==> flow/design.v <==
module tpumac
 #(parameter BITS_AB=8,
   parameter BITS_C=16)
  (
   input clk, rst_n, WrEn, en,
   input signed [BITS_AB-1:0] Ain,
   input signed [BITS_AB-1:0] Bin,
   input signed [BITS_C-1:0] Cin,
   output reg signed [BITS_AB-1:0] Aout,
   output reg signed [BITS_AB-1:0] Bout,
   output reg signed [BITS_C-1:0] Cout
  );
  reg signed [BITS_C-1:0] Mult;
  reg [BITS_C-1:0] Adder, CMux;
  assign Mult = Ain * Bin;
  assign Adder = Mult + Cout;
  assign CMux = WrEn ? Cin : Adder;
  always@(posedge clk, negedge rst_n) begin
	if (!rst_n) begin
		Aout <= '0;
		Bout <= '0;
		Cout <= '0;
	end
	else if (en) begin
		Aout <= Ain;
		Bout <= Bin;
		Cout <= CMux;
	end
  end
endmodule
# [Tool chain data of tpumac]
# The steps from the RTL of tpumac to its reports follow in flow order.
# Lines are those of the file above, counted from 1.
# The mark -- stands for no value.
[design] top_module="tpumac" clock_port="clk" cell_library="sky130hd" corner="tt_025C_1v80"

# [Word level]
# Counts by Yosys on the flattened word-level netlist (proc, flatten, opt, wreduce; memories kept). Register bits leave out memories and registers merged into their read ports (data or address); mux counts leave out enables and synchronous resets folded into registers. Print and check cells are left out. Cells with the same type and inputs are merged into one.
[word_totals] regBits=32 in_bits=36
[op_classes] addsub=1 multipliers=1 n_mux=1
[ops] operator="8-bit by 8-bit multiplier with 16-bit output" count=1
[ops] operator="16-bit adder" count=1
[ops] operator="16-bit two-way mux" count=1

# [Longest topological paths]
# Yosys ltp: most cells in a row. Word level: on the elaborated netlist, between registers, memories and ports. Mapped: between sequential cells and ports; inverters and the memories' decode and read muxes count.
[logic_depth] word_depth=3 ABC_AREA=0 ltp_mapped=18 ltp_nobuf=18

# [After synthesis]
# Source: synth_stat.txt of the flow (Yosys; design flattened, memories mapped). It holds for the ABC_AREA given above (unset counts as 0); a run with the other value may have another netlist.
[by_type] type="sky130_fd_sc_hd__fa_1" count=71
[by_type] type="sky130_fd_sc_hd__dfrtp_1" count=32
[by_type] type="sky130_fd_sc_hd__ha_1" count=37
[by_type] type="sky130_fd_sc_hd__inv_1" count=74
[by_type] type="sky130_fd_sc_hd__and2_1" count=32
[by_type] type="sky130_fd_sc_hd__mux2_2" count=16
[by_type] type="sky130_fd_sc_hd__xnor2_1" count=18
[by_type] type="sky130_fd_sc_hd__nand2_1" count=26
[by_type] type="sky130_fd_sc_hd__a21oi_1" count=17
[by_type] type="sky130_fd_sc_hd__mux2i_1" count=8
[by_type] type="sky130_fd_sc_hd__nor2_1" count=21
[by_type] type="sky130_fd_sc_hd__a21o_1" count=5
[by_type] type="sky130_fd_sc_hd__o21ai_0" count=6
[by_type] type="sky130_fd_sc_hd__clkbuf_1" count=7
[by_type] type="sky130_fd_sc_hd__nand2b_1" count=4
[by_type] type="sky130_fd_sc_hd__o211ai_1" count=3
[by_type] type="sky130_fd_sc_hd__o21bai_1" count=3
[by_type] type="sky130_fd_sc_hd__o221ai_1" count=2
# Not listed: further types 15, cells in them 24.
[synth_totals] cell_count=406 mapped_area_mm2=0.0041828 seq_area_mm2=0.0008008 flip_flops=32 buf_cells=11

# [Path before layout]
# OpenSTA on the mapped netlist: ideal clock, no wires. The path of least setup slack (recovery checks aside). Input and output delay are each 20% of the period. Register names are those of the netlist, which keeps one name where synthesis merged equal registers.
[synth_timing] path_kind="in2reg" from="input port Bin[0]" to="register Cout[10]" tclk_ps=5200 input_delay_ps=1040 setup_ps=131 arrival_ps=5426 required_time_ps=5069 setup_slack_ps=-357 delay_ps=4517 driving_pins=15 n_path_buf=1 synth_period_reached_ps=5557
# "delay_ps" is the arrival time less input delay plus setup time.
# "driving_pins": output pins that drive a net of the path, with the launching flip-flop's if there is one; two outputs of one cell count as two.
# "synth_period_reached_ps" = period - worst setup slack (recovery checks aside). The figure is calculated, with input and output delays left at 20% of the set period.
# Between the ends stands the longest chain of elaborated cells between them, by number of cells; it is not shown to be the way that was timed. Of several equally long chains one is given.
# A line is the first line of the expression or statement that the cell stems from. Yosys adds cells for indexed reads and writes and turns some case tables into memories.
[synth_between] cell_sequence="sky130_fd_sc_hd__clkbuf_1 sky130_fd_sc_hd__and2_1 sky130_fd_sc_hd__inv_1 sky130_fd_sc_hd__fa_1 sky130_fd_sc_hd__inv_1 sky130_fd_sc_hd__fa_1 sky130_fd_sc_hd__fa_1 sky130_fd_sc_hd__fa_1 sky130_fd_sc_hd__fa_1 sky130_fd_sc_hd__ha_1 sky130_fd_sc_hd__a21oi_2 sky130_fd_sc_hd__o21bai_1 sky130_fd_sc_hd__a21oi_1 sky130_fd_sc_hd__nor4b_1 sky130_fd_sc_hd__or3_1" elab_chain_cells=3 cells_between=3 cone_classes="add/sub (1); mul (1); mux (1)"
[synth_rtl] item="start: declaration" line_no=7 text="input signed [BITS_AB-1:0] Bin,"
[synth_rtl] item="8-bit by 8-bit multiplier with 16-bit output" line_no=15 text="assign Mult = Ain * Bin;"
[synth_rtl] item="16-bit adder" line_no=16 text="assign Adder = Mult + Cout;"
[synth_rtl] item="16-bit two-way mux" line_no=17 text="assign CMux = WrEn ? Cin : Adder;"
[synth_rtl] item="end: assignment" line_no=22 text="Cout <= '0;"
[synth_rtl] item="end: assignment" line_no=27 text="Cout <= CMux;"
[synth_rtl] item="end: declaration" line_no=11 text="output reg signed [BITS_C-1:0] Cout"

# [Path in the finished layout]
# From the final timing report of flow run 1: the path of least setup slack in the routed layout; clock arrival at registers is part of the times.
# The path's times are printed in steps of 10 ps; the period is the one set.
[layout_timing] path_kind="in2reg" from="input port Ain[3]" to="register Cout[10]" tclk_ps=5090 input_delay_ps=1020 setup_ps=120 arrival_ps=5070 required_time_ps=5250 setup_slack_ps=180 driving_pins=18 n_path_buf=1
# Between the ends stands the longest chain of elaborated cells between them, by number of cells; it is not shown to be the way that was timed. Of several equally long chains one is given.
[layout_between] cell_sequence="sky130_fd_sc_hd__clkbuf_4 sky130_fd_sc_hd__nand2_1 sky130_fd_sc_hd__fa_1 sky130_fd_sc_hd__inv_1 sky130_fd_sc_hd__fa_1 sky130_fd_sc_hd__ha_1 sky130_fd_sc_hd__inv_1 sky130_fd_sc_hd__fa_1 sky130_fd_sc_hd__inv_1 sky130_fd_sc_hd__ha_1 sky130_fd_sc_hd__ha_1 sky130_fd_sc_hd__fa_2 sky130_fd_sc_hd__a21o_1 sky130_fd_sc_hd__a21oi_4 sky130_fd_sc_hd__o21bai_1 sky130_fd_sc_hd__a21oi_2 sky130_fd_sc_hd__nor4b_1 sky130_fd_sc_hd__or3_1" elab_chain_cells=3 cells_between=3 cone_classes="add/sub (1); mul (1); mux (1)"
[layout_rtl] item="start: declaration" line_no=6 text="input signed [BITS_AB-1:0] Ain,"
[layout_rtl] item="8-bit by 8-bit multiplier with 16-bit output" line_no=15 text="assign Mult = Ain * Bin;"
[layout_rtl] item="16-bit adder" line_no=16 text="assign Adder = Mult + Cout;"
[layout_rtl] item="16-bit two-way mux" line_no=17 text="assign CMux = WrEn ? Cin : Adder;"
[layout_rtl] item="end: assignment" line_no=22 text="Cout <= '0;"
[layout_rtl] item="end: assignment" line_no=27 text="Cout <= CMux;"
[layout_rtl] item="end: declaration" line_no=11 text="output reg signed [BITS_C-1:0] Cout"

Measured data: module tpumac, platform sky130hd, 5 stored runs of the flow under differing settings, order arbitrary. Input and output delays are each 20% of the period that was set; the output load is 0.01 pF.
"worst setup path time" means the part of the period allowed to the worst setup path (the constraints hold back 20% at inputs and 20% at outputs) less its slack; where the path has registers, the arrival times of their clocks count too.
"worst setup path time" is given in steps of 10 ps.
[flow run 1] settings: CORE_UTILIZATION=18, period_ns=5.09, CAP_MARGIN=20, CORE_MARGIN=2, SLEW_MARGIN=20
[flow run 1] result: chip area after synthesis (Yosys) 0.0041828 mm^2, die area 0.0244735 mm^2, standard-cell area of the final layout 0.0058218 mm^2, utilization 25.6%, worst setup slack after layout 180 ps, total negative slack 0 ps, worst hold slack 504 ps, worst setup path time 3890 ps, worst setup path kind in2reg
[flow run 2] settings: period_ns=5.09, CAP_MARGIN=20, CORE_MARGIN=2, CORE_UTILIZATION=40, SLEW_MARGIN=20
[flow run 2] result: chip area after synthesis (Yosys) 0.0041828 mm^2, die area 0.0112912 mm^2, standard-cell area of the final layout 0.0055428 mm^2, utilization 54.2%, worst setup slack after layout 133 ps, total negative slack 0 ps, worst hold slack 508 ps, worst setup path time 3940 ps, worst setup path kind in2reg
[flow run 3] settings: ABC_AREA=1, CELL_PAD_IN_SITES_GLOBAL_PLACEMENT=2, CORE_ASPECT_RATIO=0.52, CORE_MARGIN=10, CTS_CLUSTER_DIAMETER=124, CTS_CLUSTER_SIZE=34, GPL_ROUTABILITY_DRIVEN=0, MIN_ROUTING_LAYER=met2, PLACE_DENSITY_LB_ADDON=0.15, SETUP_SLACK_MARGIN=0.23, TNS_END_PERCENT=60, period_ns=6.01, CAP_MARGIN=20, CORE_UTILIZATION=40, SLEW_MARGIN=20
[flow run 3] result: chip area after synthesis (Yosys) 0.0044705 mm^2, die area 0.0160332 mm^2, standard-cell area of the final layout 0.0057017 mm^2, utilization 53.1%, worst setup slack after layout 376 ps, total negative slack 0 ps, worst hold slack 473 ps, worst setup path time 4430 ps, worst setup path kind in2reg
[flow run 4] settings: ABC_AREA=1, CAP_MARGIN=0, CELL_PAD_IN_SITES_DETAIL_PLACEMENT=2, CELL_PAD_IN_SITES_GLOBAL_PLACEMENT=1, CORE_UTILIZATION=69, CTS_CLUSTER_DIAMETER=246, CTS_CLUSTER_SIZE=66, GPL_ROUTABILITY_DRIVEN=1, GPL_TIMING_DRIVEN=1, HOLD_SLACK_MARGIN=0.24, MAX_ROUTING_LAYER=met4, PLACE_DENSITY=0.66, SETUP_SLACK_MARGIN=0.44, SLEW_MARGIN=40, TNS_END_PERCENT=60, period_ns=3.67, CORE_MARGIN=2
[flow run 4] result: did not finish, placement stopped with GPL-0301
[flow run 5] settings: ABC_AREA=1, CELL_PAD_IN_SITES_DETAIL_PLACEMENT=1, CELL_PAD_IN_SITES_GLOBAL_PLACEMENT=1, CORE_UTILIZATION=69, CTS_CLUSTER_DIAMETER=246, CTS_CLUSTER_SIZE=66, GPL_ROUTABILITY_DRIVEN=1, GPL_TIMING_DRIVEN=1, HOLD_SLACK_MARGIN=0.24, PLACE_DENSITY=0.66, SETUP_SLACK_MARGIN=0.44, SLEW_MARGIN=40, TNS_END_PERCENT=60, period_ns=3.67, CAP_MARGIN=20, CORE_MARGIN=2
[flow run 5] result: did not finish, placement stopped with GPL-0301
